==> flow/design.v <==
`timescale 1ns / 1ps
module WcaCicInterp
(
	input wire clock,
	input wire reset,
	input wire enable,
	input wire strobe_cic,
	input wire strobe_if,
	input wire [3:0] log2_rate,
	input  wire [15:0] data_in,
	output wire [15:0] data_out
);
reg [24+15:0] comb1;
reg [24+15:0] comb2;
reg [24+15:0] comb3;
reg [24+15:0] pipe1;
reg [24+15:0] pipe2;
reg [24+15:0] pipe3;
reg [24+15:0] integ1;  
reg [24+15:0] integ2;
reg [24+ 15:0] integ3;
always @(posedge clock)
	if(reset | ~enable)
		begin
			pipe1 <= 0;
			pipe2 <= 0;
			pipe3 <= 0;
			comb1 <= 0;
			comb2 <= 0;
			comb3 <= 0;	
		end
	else if (strobe_cic)
		begin
			comb1 <= data_in;
			pipe1 <= data_in - comb1;
			comb2 <= pipe1;
			pipe2 <= pipe1 - comb2;
			comb3 <= pipe2;
			pipe3 <= pipe2 - comb3;
		end
reg [15:0] data_store;
always @(posedge clock)
	if(reset | ~enable)
		begin
			integ1 <= 0;
			integ2 <= 0;
			integ3 <= 0;
		end
	else if (strobe_if)
		begin
			integ1 <= integ1 + pipe3; 
			integ2 <= integ2 + integ1; 
			integ3 <= integ3 + integ2; 
			case(log2_rate)
				4'h1:  data_store <= integ3[18:3];
				4'h2:  data_store <= integ3[21:6];
				4'h3:  data_store <= integ3[24:9];
				4'h4:  data_store <= integ3[27:12];
				4'h5:  data_store <= integ3[30:15];
				4'h6:  data_store <= integ3[33:18];
				4'h7:  data_store <= integ3[36:21];
				4'h8:  data_store <= integ3[39:24];
				default: data_store <= integ3[15:0];
			endcase
		end
assign data_out = data_store;
endmodule
`timescale 1 ns/100 ps
module WcaCordic12 (reset,ngreset,clock, strobeData, X0, Y0, A0, XN, YN, AN);
  parameter BIT_WIDTH   = 12;
  parameter ITERATIONS  = 12;
  parameter MODE        = 0;  
  input clock, reset, ngreset,strobeData;
  input signed  [BIT_WIDTH-1:0] X0, Y0, A0;
  output signed [BIT_WIDTH-1:0] XN, YN, AN;
  wire signed [BIT_WIDTH-1:0] x_w [ITERATIONS-1:1];
  wire signed [BIT_WIDTH-1:0] y_w [ITERATIONS-1:1];
  wire signed [BIT_WIDTH-1:0] a_w [ITERATIONS-1:1];
    localparam [143:0] arctanLUT = { 12'h0, 12'h1, 12'h1, 12'h3, 12'h5, 12'ha, 12'h14, 12'h29, 12'h51, 12'ha0, 12'h12e,  12'h200  };
    CordicCalc #(0,MODE,BIT_WIDTH) pcc_0(.reset(reset), .ngreset(ngreset), .clock(clock), .strobeData( strobeData),
               .X0(X0), .Y0(Y0), .A0(A0), .aRom(arctanLUT[BIT_WIDTH-1:0]),
               .XN(x_w[1]), .YN(y_w[1]), .AN(a_w[1])  );
    genvar i;
    generate for(i=1; i<ITERATIONS-1; i=i+1) begin: pcc_1
      CordicCalc #(i,MODE,BIT_WIDTH) pcc_1(.reset(reset), .ngreset(ngreset), .clock(clock), .strobeData( strobeData),
               .X0(x_w[i]), .Y0(y_w[i]), .A0(a_w[i]), .aRom(arctanLUT[(i+1)*BIT_WIDTH-1:i*BIT_WIDTH]),
               .XN(x_w[i+1]), .YN(y_w[i+1]), .AN(a_w[i+1])  );
    end
	endgenerate 
    CordicCalc #(ITERATIONS-1,MODE,BIT_WIDTH) pcc_2(.reset(reset),.ngreset(ngreset),.clock(clock), .strobeData( strobeData),
               .X0(x_w[ITERATIONS-1]), .Y0(y_w[ITERATIONS-1]), .A0(a_w[ITERATIONS-1]), 
               .aRom(arctanLUT[ITERATIONS*BIT_WIDTH-1:(ITERATIONS-1)*BIT_WIDTH]),
               .XN(XN), .YN(YN), .AN(AN)  );
endmodule
module CordicCalc(reset,ngreset,clock, strobeData, X0, Y0, A0, XN, YN, AN, aRom);
  parameter RSHIFT = 0;
  parameter MODE = 0;    
  parameter BIT_WIDTH = 12;
  input reset, ngreset, clock, strobeData;
  input  signed [BIT_WIDTH-1:0] X0, Y0, A0;
  input  signed [BIT_WIDTH-1:0] aRom;
  output signed [BIT_WIDTH-1:0] XN, YN, AN;
  wire d;
  reg signed [BIT_WIDTH-1:0] XN, YN, AN;
  assign d = (MODE==0)? A0[BIT_WIDTH-1] : ~Y0[BIT_WIDTH-1];  
  always @ (posedge clock) begin
      if(reset) begin
        AN <=  0;
        XN <=  0;
        YN <=  0;
      end
      else
        if (d & strobeData)    begin 
          AN <=  A0 + aRom; 
          XN <=  X0 + (Y0>>>RSHIFT);
          YN <=  Y0 - (X0>>>RSHIFT);
        end
        else if (strobeData)      begin 
          AN <=  A0 - aRom; 
          XN <=  X0 - (Y0>>>RSHIFT);
          YN <=  Y0 + (X0>>>RSHIFT);
        end       
  end   
endmodule
module WcaUpConverter
(
	input              	clock,
	input              	reset,
	input              	enable,
	input  	wire [7:0]  	cfg,				 
	input  	wire       		strobe_cic,   	 
	input  	wire [31:0] 	phase_cordic, 	 
	input		wire [3:0]  	log2_rate,
	input	  wire			strobe_if,
	input   wire	[31:0] iq_bb_in,
	output  reg		[23:0] iq_if_out
  );
  parameter MODE  =  4'hB; 		 
	wire  aclr = cfg[1];  
	wire [15:0] ihb_in = iq_bb_in[15:0];
	wire [15:0] qhb_in = iq_bb_in[31:16];
	wire [11:0] icor_in;
	wire [11:0] qcor_in;
	wire [23:0] cor_out;
	wire [15:0] icic_in;
	wire [15:0] qcic_in;
	wire hb_strobe_out;
	wire cic_strobe_out;
assign icic_in 		= ihb_in; 
assign qcic_in 		= qhb_in;
generate if( MODE & 3'h2)
  begin
  	wire [15:0] icic_out;
   wire [15:0] qcic_out;
   reg [15:0] icic_latch;
	reg [15:0] qcic_latch;
	WcaCicInterp cic_i (
	 .clock(clock), 
    .reset(reset | aclr), 
    .enable(enable), 
    .strobe_cic(strobe_cic), 
    .strobe_if(strobe_if), 
    .log2_rate(log2_rate), 
    .data_in(icic_in), 
    .data_out(icic_out)
    );
	WcaCicInterp cic_q (
    .clock(clock), 
    .reset(reset | aclr), 
    .enable(enable), 
    .strobe_cic(strobe_cic), 
    .strobe_if(strobe_if), 
    .log2_rate(log2_rate), 
    .data_in(qcic_in), 
    .data_out(qcic_out)
    );
	always @(posedge clock)
	begin
		if( strobe_if)
		 begin
			icic_latch<= icic_out;
			qcic_latch<= qcic_out;
		 end
	end	 
	wire bypassCic    	=  MODE[3] & cfg[3];
   assign icor_in 		= (bypassCic) ? icic_in[15:4] : icic_latch[15:4];
	assign qcor_in 		= (bypassCic) ? qcic_in[15:4] : qcic_latch[15:4] ;
	end
else 
 begin 
    assign icor_in 			= icic_in[15:4] ;
    assign qcor_in 			= qcic_in[15:4] ;
  end   
endgenerate
generate if( MODE & 3'h1)
  begin
  wire [11:0] icordicout_internal;
  wire [11:0] qcordicout_internal;
    reg [11:0] X0;
    reg [11:0] Y0;
    reg [11:0] A0;
    always @(posedge clock) 
     case({strobe_if, phase_cordic[31:30]})
       3'b101 :   
        begin            
            X0 <= -qcor_in;
            Y0 <= icor_in;
            A0 <= phase_cordic[31:20] - 12'h400;                    
        end
       3'b110 :  
        begin
            X0 <= qcor_in;
            Y0 <= -icor_in;
            A0 <= phase_cordic[31:20] + 12'h400;                    
        end
       3'b100:  
			begin
            X0 <= icor_in;
            Y0 <= qcor_in;
            A0 <= phase_cordic [31:20];
        end
       3'b111:  
			begin
            X0 <= icor_in;
            Y0 <= qcor_in;
            A0 <= phase_cordic [31:20];
        end
    endcase
    WcaCordic12  #(12,12,0) cordic
    ( 
       .ngreset(1'b1), .clock(clock),.reset(reset | aclr), .strobeData(strobe_if),
       .X0(X0), .Y0(Y0),.A0(A0),
       .XN(icordicout_internal), .YN(qcordicout_internal), .AN() 
    );	 
	wire bypassCordic    = MODE[3] & cfg[2];
	assign cor_out = (bypassCordic) ? {qcor_in, icor_in} : {qcordicout_internal, icordicout_internal};
  end
else  
  begin
    assign cor_out = {qcor_in, icor_in};
  end
endgenerate 
	always @(posedge clock)
	begin
		if( strobe_if)	iq_if_out <= cor_out;
	end
endmodule  
Wiki page: WcaUpConverter / tool data

Step by step through the tools: WcaUpConverter
Tool output for the design above before and after an edit, in the order of the flow. Lines under "before" count in the file above, lines under "after" in the edited file. "change": "after" minus "before" as printed here. "rel. change": 100 x difference / "before". Library cell names are shortened. A cell with n/a has no value.

Top module: WcaUpConverter. Clock input: clock. Cell library: sky130hd. Timing corner: tt_025C_1v80.

Edit of the RTL
Unified diff, file above to edited file. A script made this edit. It changes what the design does and was not meant as an optimisation.

```diff
@@ -12,5 +12,5 @@
 );
 reg [24+15:0] comb1;
-reg [24+15:0] comb2;
+reg [24+15-1:0] comb2;
 reg [24+15:0] comb3;
 reg [24+15:0] pipe1;
```

Word-level counts
Yosys after proc, flatten, opt, wreduce and memory -nomap, before mapping. Print and check cells are not counted. Equal cells are merged and count once.

Storage and ports: RAM bits (before 0, after 0, change 0); register bits (before 1216, after 1214, change -2, rel. change -0.16%); bits in latches (before 0, after 0, change 0); input port bits (before 81, after 81, change 0, rel. change 0.00%); memories kept (before 0, after 0, change 0); elaborated cells (before 267, after 267, change 0, rel. change 0.00%); bits in read-only memories (before 0, after 0, change 0); word width x clocked read ports (before 0, after 0, change 0).

Operators by class: $add $sub $neg (before 85, after 85, change 0, rel. change 0.00%); mux-type cells (before 78, after 78, change 0, rel. change 0.00%); reductions and logical operators (before 15, after 15, change 0, rel. change 0.00%); shift operators (before 0, after 0, change 0); $mul (before 0, after 0, change 0); eq/ne operators (before 12, after 12, change 0, rel. change 0.00%); divide/modulo/power cells (before 0, after 0, change 0); order comparisons (before 0, after 0, change 0); bitwise logic cells (before 16, after 16, change 0, rel. change 0.00%).

Operator list: 40-bit subtractor (before 4, after 2, change -2, rel. change -50.00%); 40-bit by 39-bit subtractor with 40-bit output (before 0, after 2, change +2).

Unchanged operator kinds not shown: 63.

Depth
Yosys ltp: most cells in a row. Word level: on the elaborated netlist, between registers, memories and ports. Mapped: between sequential cells and ports; inverters and the memories' decode and read muxes count.

Logic depth: word-level depth (before 4, after 4, change 0, rel. change 0.00%); ABC_AREA (before 0, after 0); mapped depth (before 19, after 19, change 0, rel. change 0.00%); mapped depth without buffers (before 18, after 18, change 0, rel. change 0.00%).

After synthesis
The flow's flattened synthesis, as Yosys stat reports it; memories are mapped. The netlist is that of the ABC_AREA named above (0 if unset); the other value can give another one.

Mapped netlist: standard cells after synthesis (before 9061, after 9028, change -33, rel. change -0.36%); flip-flop cells (before 1096, after 1096, change 0, rel. change 0.00%); mapped area (um2) (before 75108.3, after 75128.3, change +20.0, rel. change +0.03%); area of sequential cells (um2) (before 23022.1, after 23022.1, change 0.0, rel. change 0.00%); buffers (before 390, after 379, change -11, rel. change -2.82%).

Cells by type: nor2_1 (before 1240, after 1352, change +112, rel. change +9.03%); nand2_1 (before 595, after 493, change -102, rel. change -17.14%); o21ai_0 (before 555, after 468, change -87, rel. change -15.68%); a21o_1 (before 297, after 335, change +38, rel. change +12.79%); a21oi_1 (before 790, after 824, change +34, rel. change +4.30%); o21bai_1 (before 137, after 167, change +30, rel. change +21.90%); a211oi_1 (before 126, after 150, change +24, rel. change +19.05%); nor2b_1 (before 101, after 78, change -23, rel. change -22.77%); a31oi_1 (before 57, after 36, change -21, rel. change -36.84%); inv_1 (before 534, after 516, change -18, rel. change -3.37%); mux2i_1 (before 527, after 545, change +18, rel. change +3.42%); nor3_1 (before 131, after 147, change +16, rel. change +12.21%); a22o_1 (before 30, after 46, change +16, rel. change +53.33%); buf_1 (before 34, after 48, change +14, rel. change +41.18%); buf_2 (before 17, after 3, change -14, rel. change -82.35%); o21a_1 (before 55, after 43, change -12, rel. change -21.82%); o21ai_1 (before 16, after 4, change -12, rel. change -75.00%); a222oi_1 (before 12, after 0, change -12, rel. change -100.00%).

Unchanged cell types not shown: 14. Not every row of either side is listed. The figures by module come from a second, unflattened synthesis with its own total; it is not the netlist above.

Unflattened totals: cells (unflattened synthesis) (before 10017, after 10127, change +110, rel. change +1.10%); area (unflattened synthesis) (um2) (before 84353.4, after 85274.3, change +920.9, rel. change +1.09%).

Each row is one instance without its submodules.

Modules, before: WcaCicInterp (cells 2422, instances 2, sequential area 6286.0 um2, area 20359.5 um2); WcaUpConverter (cells 342, instances 1, sequential area 2522.4 um2, area 4292.9 um2); CordicCalc (cells 461, instances 1, sequential area 700.7 um2, area 3682.3 um2); CordicCalc (cells 458, instances 1, sequential area 720.7 um2, area 3673.5 um2); CordicCalc (cells 418, instances 1, sequential area 720.7 um2, area 3430.8 um2); CordicCalc (cells 410, instances 1, sequential area 720.7 um2, area 3362.0 um2); CordicCalc (cells 413, instances 1, sequential area 720.7 um2, area 3339.5 um2); CordicCalc (cells 406, instances 1, sequential area 720.7 um2, area 3246.9 um2); CordicCalc (cells 402, instances 1, sequential area 720.7 um2, area 3239.4 um2); CordicCalc (cells 387, instances 1, sequential area 720.7 um2, area 3238.1 um2); CordicCalc (cells 389, instances 1, sequential area 720.7 um2, area 3133.0 um2); CordicCalc (cells 381, instances 1, sequential area 720.7 um2, area 3116.7 um2); CordicCalc (cells 367, instances 1, sequential area 720.7 um2, area 3070.4 um2); CordicCalc (cells 337, instances 1, sequential area 720.7 um2, area 2801.4 um2); WcaCordic12 (cells 2, instances 1, sequential area 0.0 um2, area 7.5 um2).

Modules, after: WcaCicInterp (cells 2477, instances 2, sequential area 6286.0 um2, area 20820.0 um2); WcaUpConverter (cells 342, instances 1, sequential area 2522.4 um2, area 4292.9 um2); CordicCalc (cells 461, instances 1, sequential area 700.7 um2, area 3682.3 um2); CordicCalc (cells 458, instances 1, sequential area 720.7 um2, area 3673.5 um2); CordicCalc (cells 418, instances 1, sequential area 720.7 um2, area 3430.8 um2); CordicCalc (cells 410, instances 1, sequential area 720.7 um2, area 3362.0 um2); CordicCalc (cells 413, instances 1, sequential area 720.7 um2, area 3339.5 um2); CordicCalc (cells 406, instances 1, sequential area 720.7 um2, area 3246.9 um2); CordicCalc (cells 402, instances 1, sequential area 720.7 um2, area 3239.4 um2); CordicCalc (cells 387, instances 1, sequential area 720.7 um2, area 3238.1 um2); CordicCalc (cells 389, instances 1, sequential area 720.7 um2, area 3133.0 um2); CordicCalc (cells 381, instances 1, sequential area 720.7 um2, area 3116.7 um2); CordicCalc (cells 367, instances 1, sequential area 720.7 um2, area 3070.4 um2); CordicCalc (cells 337, instances 1, sequential area 720.7 um2, area 2801.4 um2); WcaCordic12 (cells 2, instances 1, sequential area 0.0 um2, area 7.5 um2).

Worst setup path after synthesis
Source: OpenSTA report_checks on the synthesized netlist (no wires, ideal clock, input and output delay 20% of the period each), path of least setup slack; recovery checks are left aside. Register names are those of the netlist, which keeps one name where synthesis merged equal registers.

Path post-synthesis: path type (before input-to-reg, after input-to-reg); from (before in strobe_if, after in strobe_if); to (before reg genblk2.cordic.pcc_1[10].pcc_1.XN[11], after reg genblk2.cordic.pcc_1[10].pcc_1.XN[11]); period (ns) (before 8.0, after 8.0, change 0.0, rel. change 0.00%); time at the first pin (ns) (before 1.600, after 1.600, change 0.000, rel. change 0.00%); delay of the path (ns) (before 3.682, after 3.497, change -0.185, rel. change -5.02%); driving pins on the path (before 15, after 14, change -1, rel. change -6.67%); setup slack (ns) (before 2.719, after 2.903, change +0.184); buffers on the path (before 2, after 1, change -1, rel. change -50.00%); setup time (ns) (before 0.128, after 0.128, change 0.000); data arrival time (ns) (before 5.154, after 4.969, change -0.185, rel. change -3.59%); input delay (ns) (before 1.600, after 1.600, change 0.000, rel. change 0.00%); data required time (ns) (before 7.872, after 7.872, change 0.000, rel. change 0.00%); period reached after synthesis (ns) (before 5.281, after 5.097, change -0.184, rel. change -3.48%).

"delay of the path" is the arrival time less input delay plus setup time. "driving pins on the path" counts driving pins, that of a launching flip-flop among them; a cell with two outputs on the path counts twice. "period reached after synthesis" is the clock period less the worst setup slack; recovery checks do not enter. This is arithmetic on one report: input and output delays are still those of the set period (20% each). Between the ends stands the longest chain of elaborated cells between them, by number of cells; it is not shown to be the way that was timed. Of several equally long chains one is given. A line is the first line of the expression or statement that the cell stems from. Yosys adds cells for indexed reads and writes and turns some case tables into memories. At most two assigning lines are given for a register; there are more.

Between the ends, post-synthesis, before:
Path through: clkbuf_1 clkbuf_1 nand2_1 o21ai_0 ha_1 a21oi_1 o21bai_1 a21oi_1 o21bai_1 a21oi_1 o21ai_0 o41ai_1 xnor3_1 mux2i_1 nor2_1. Length of the longest elaborated chain: 2. Under elaborated cells on any way between the ends stands 4. Under source lines of those cells stands 2. Those cells by class: mux (2); logic (1); reduce/logical (1).

Ends and longest elaborated chain, post-synthesis, before: start, declared (RTL line 134) `input wire strobe_if,`; 12-bit 2-to-1 mux (RTL line 118) `else if (strobeData)      begin`; 12-bit 2-to-1 mux (RTL line 113) `if (d & strobeData)    begin`; end, assigned (RTL line 115) `XN <=  X0 + (Y0>>>RSHIFT);`; end, assigned (RTL line 120) `XN <=  X0 - (Y0>>>RSHIFT);`; end, declared (RTL line 102) `output signed [BIT_WIDTH-1:0] XN, YN, AN;`.

Between the ends, post-synthesis, after:
Path through: clkbuf_1 nand2_1 o21ai_0 ha_1 a21oi_1 o21bai_1 a21oi_1 o21bai_1 a21oi_1 o21ai_0 o41ai_1 xnor3_1 mux2i_1 nor2_1. Length of the longest elaborated chain: 2. Under elaborated cells on any way between the ends stands 4. Under source lines of those cells stands 2. Those cells by class: mux (2); logic (1); reduce/logical (1).

Ends and longest elaborated chain, post-synthesis, after: start, declared (RTL line 134) `input wire strobe_if,`; 12-bit 2-to-1 mux (RTL line 118) `else if (strobeData)      begin`; 12-bit 2-to-1 mux (RTL line 113) `if (d & strobeData)    begin`; end, assigned (RTL line 115) `XN <=  X0 + (Y0>>>RSHIFT);`; end, assigned (RTL line 120) `XN <=  X0 - (Y0>>>RSHIFT);`; end, declared (RTL line 102) `output signed [BIT_WIDTH-1:0] XN, YN, AN;`.

Worst path after layout
From the final timing report of the runs of pair A: the path of least setup slack in the routed layout; clock arrival at registers is part of the times.

Path post-layout: path type (before input-to-reg, after input-to-reg); from (before in strobe_if, after in strobe_if); to (before reg genblk2.cordic.pcc_1[10].pcc_1.XN[11], after reg genblk2.cordic.pcc_1[8].pcc_1.AN[11]); driving pins on the path (before 14, after 15, change +1, rel. change +7.14%); period (ns) (before 5.3, after 5.3, change 0.0, rel. change 0.00%); setup time (ns) (before 0.14, after 0.08, change -0.06); input delay (ns) (before 1.06, after 1.06, change 0.00, rel. change 0.00%); buffers on the path (before 1, after 1, change 0, rel. change 0.00%); setup slack (ns) (before 1.14, after 1.19, change +0.05); data arrival time (ns) (before 4.80, after 4.79, change -0.01, rel. change -0.21%); time at the first pin (ns) (before 1.06, after 1.06, change 0.00, rel. change 0.00%); data required time (ns) (before 5.94, after 5.98, change +0.04, rel. change +0.67%).

Between the ends stands the longest chain of elaborated cells between them, by number of cells; it is not shown to be the way that was timed. Of several equally long chains one is given. At most two assigning lines are given for a register; there are more.

Between the ends, post-layout, before:
Path through: buf_8 nand2_1 o21ai_0 ha_1 a21oi_1 o21bai_1 a21oi_1 o21bai_1 a21oi_1 o21ai_0 o41ai_1 xnor3_1 mux2i_1 nor2_1. Length of the longest elaborated chain: 2. Under elaborated cells on any way between the ends stands 4. Under source lines of those cells stands 2. Those cells by class: mux (2); logic (1); reduce/logical (1).

Ends and longest elaborated chain, post-layout, before: start, declared (RTL line 134) `input wire strobe_if,`; 12-bit 2-to-1 mux (RTL line 118) `else if (strobeData)      begin`; 12-bit 2-to-1 mux (RTL line 113) `if (d & strobeData)    begin`; end, assigned (RTL line 115) `XN <=  X0 + (Y0>>>RSHIFT);`; end, assigned (RTL line 120) `XN <=  X0 - (Y0>>>RSHIFT);`; end, declared (RTL line 102) `output signed [BIT_WIDTH-1:0] XN, YN, AN;`.

Between the ends, post-layout, after:
Path through: buf_8 nand2_1 inv_1 ha_1 a21o_1 a21o_1 a21o_1 a21oi_1 o21ai_0 a21o_1 a21o_1 a21oi_1 nor2b_1 or4_1 a21oi_1. Length of the longest elaborated chain: 2. Under elaborated cells on any way between the ends stands 4. Under source lines of those cells stands 2. Those cells by class: mux (2); logic (1); reduce/logical (1).

Ends and longest elaborated chain, post-layout, after: start, declared (RTL line 134) `input wire strobe_if,`; 12-bit 2-to-1 mux (RTL line 118) `else if (strobeData)      begin`; 12-bit 2-to-1 mux (RTL line 113) `if (d & strobeData)    begin`; end, assigned (RTL line 114) `AN <=  A0 + aRom;`; end, assigned (RTL line 119) `AN <=  A0 - aRom;`; end, declared (RTL line 102) `output signed [BIT_WIDTH-1:0] XN, YN, AN;`.

Layout results
Runs of the flow (Yosys, OpenROAD) on both versions; the two runs of a pair have the same settings. The constraints put input and output delay at 20% of the set period each and load the outputs with 0.01 pF.

Flow settings, pair A:
For CORE_UTILIZATION the number is 40. For period_ns the number is 5.3. Under CAP_MARGIN stands 20. CORE_MARGIN: 2. SLEW_MARGIN: 20.

Measured results, pair A: area of the synthesized netlist (um2) (before 75108.3, after 75128.3, change +20.0, rel. change +0.03%); power (µW) (before 30997, after 31610, change +613, rel. change +1.98%); clock period achieved (ns) (before 4.162, after 4.112, change -0.050, rel. change -1.20%); utilization after layout (before 0.444, after 0.444, change 0.000); summed negative setup slack (ns) (before 0.000, after 0.000, change 0.000); final worst hold slack (ns) (before 0.418, after 0.415, change -0.003); die area (um2) (before 191253.0, after 191301.0, change +48.0, rel. change +0.03%); worst setup slack after layout (ns) (before 1.138, after 1.188, change +0.050); standard-cell area after routing (um2) (before 83040.9, after 83087.2, change +46.3, rel. change +0.06%).

Flow settings, pair B:
For CORE_UTILIZATION the number is 24. CTS_CLUSTER_DIAMETER: 154. The figure for CTS_CLUSTER_SIZE is 40. The entry for GPL_TIMING_DRIVEN reads 1. MIN_ROUTING_LAYER: met1. For PLACE_DENSITY the number is 0.79. For period_ns the number is 3.54. Under CAP_MARGIN stands 20. CORE_MARGIN: 2. SLEW_MARGIN: 20.

Measured results, pair B: area of the synthesized netlist (um2) (before 75108.3, after 75128.3, change +20.0, rel. change +0.03%); power (µW) (before 40901, after 41952, change +1051, rel. change +2.57%); clock period achieved (ns) (before 3.379, after 3.385, change +0.006, rel. change +0.18%); utilization after layout (before 0.272, after 0.275, change +0.003); summed negative setup slack (ns) (before 0.000, after 0.000, change 0.000); final worst hold slack (ns) (before 0.348, after 0.337, change -0.011); die area (um2) (before 317442.0, after 317527.0, change +85.0, rel. change +0.03%); worst setup slack after layout (ns) (before 0.161, after 0.155, change -0.006); standard-cell area after routing (um2) (before 84907.7, after 85728.5, change +820.8, rel. change +0.97%).

"clock period achieved" = clock period - worst setup slack. The figure is calculated, with input and output delays left at 20% of the set period. "power": no workload was simulated; the value follows from the tool's default switching activity.
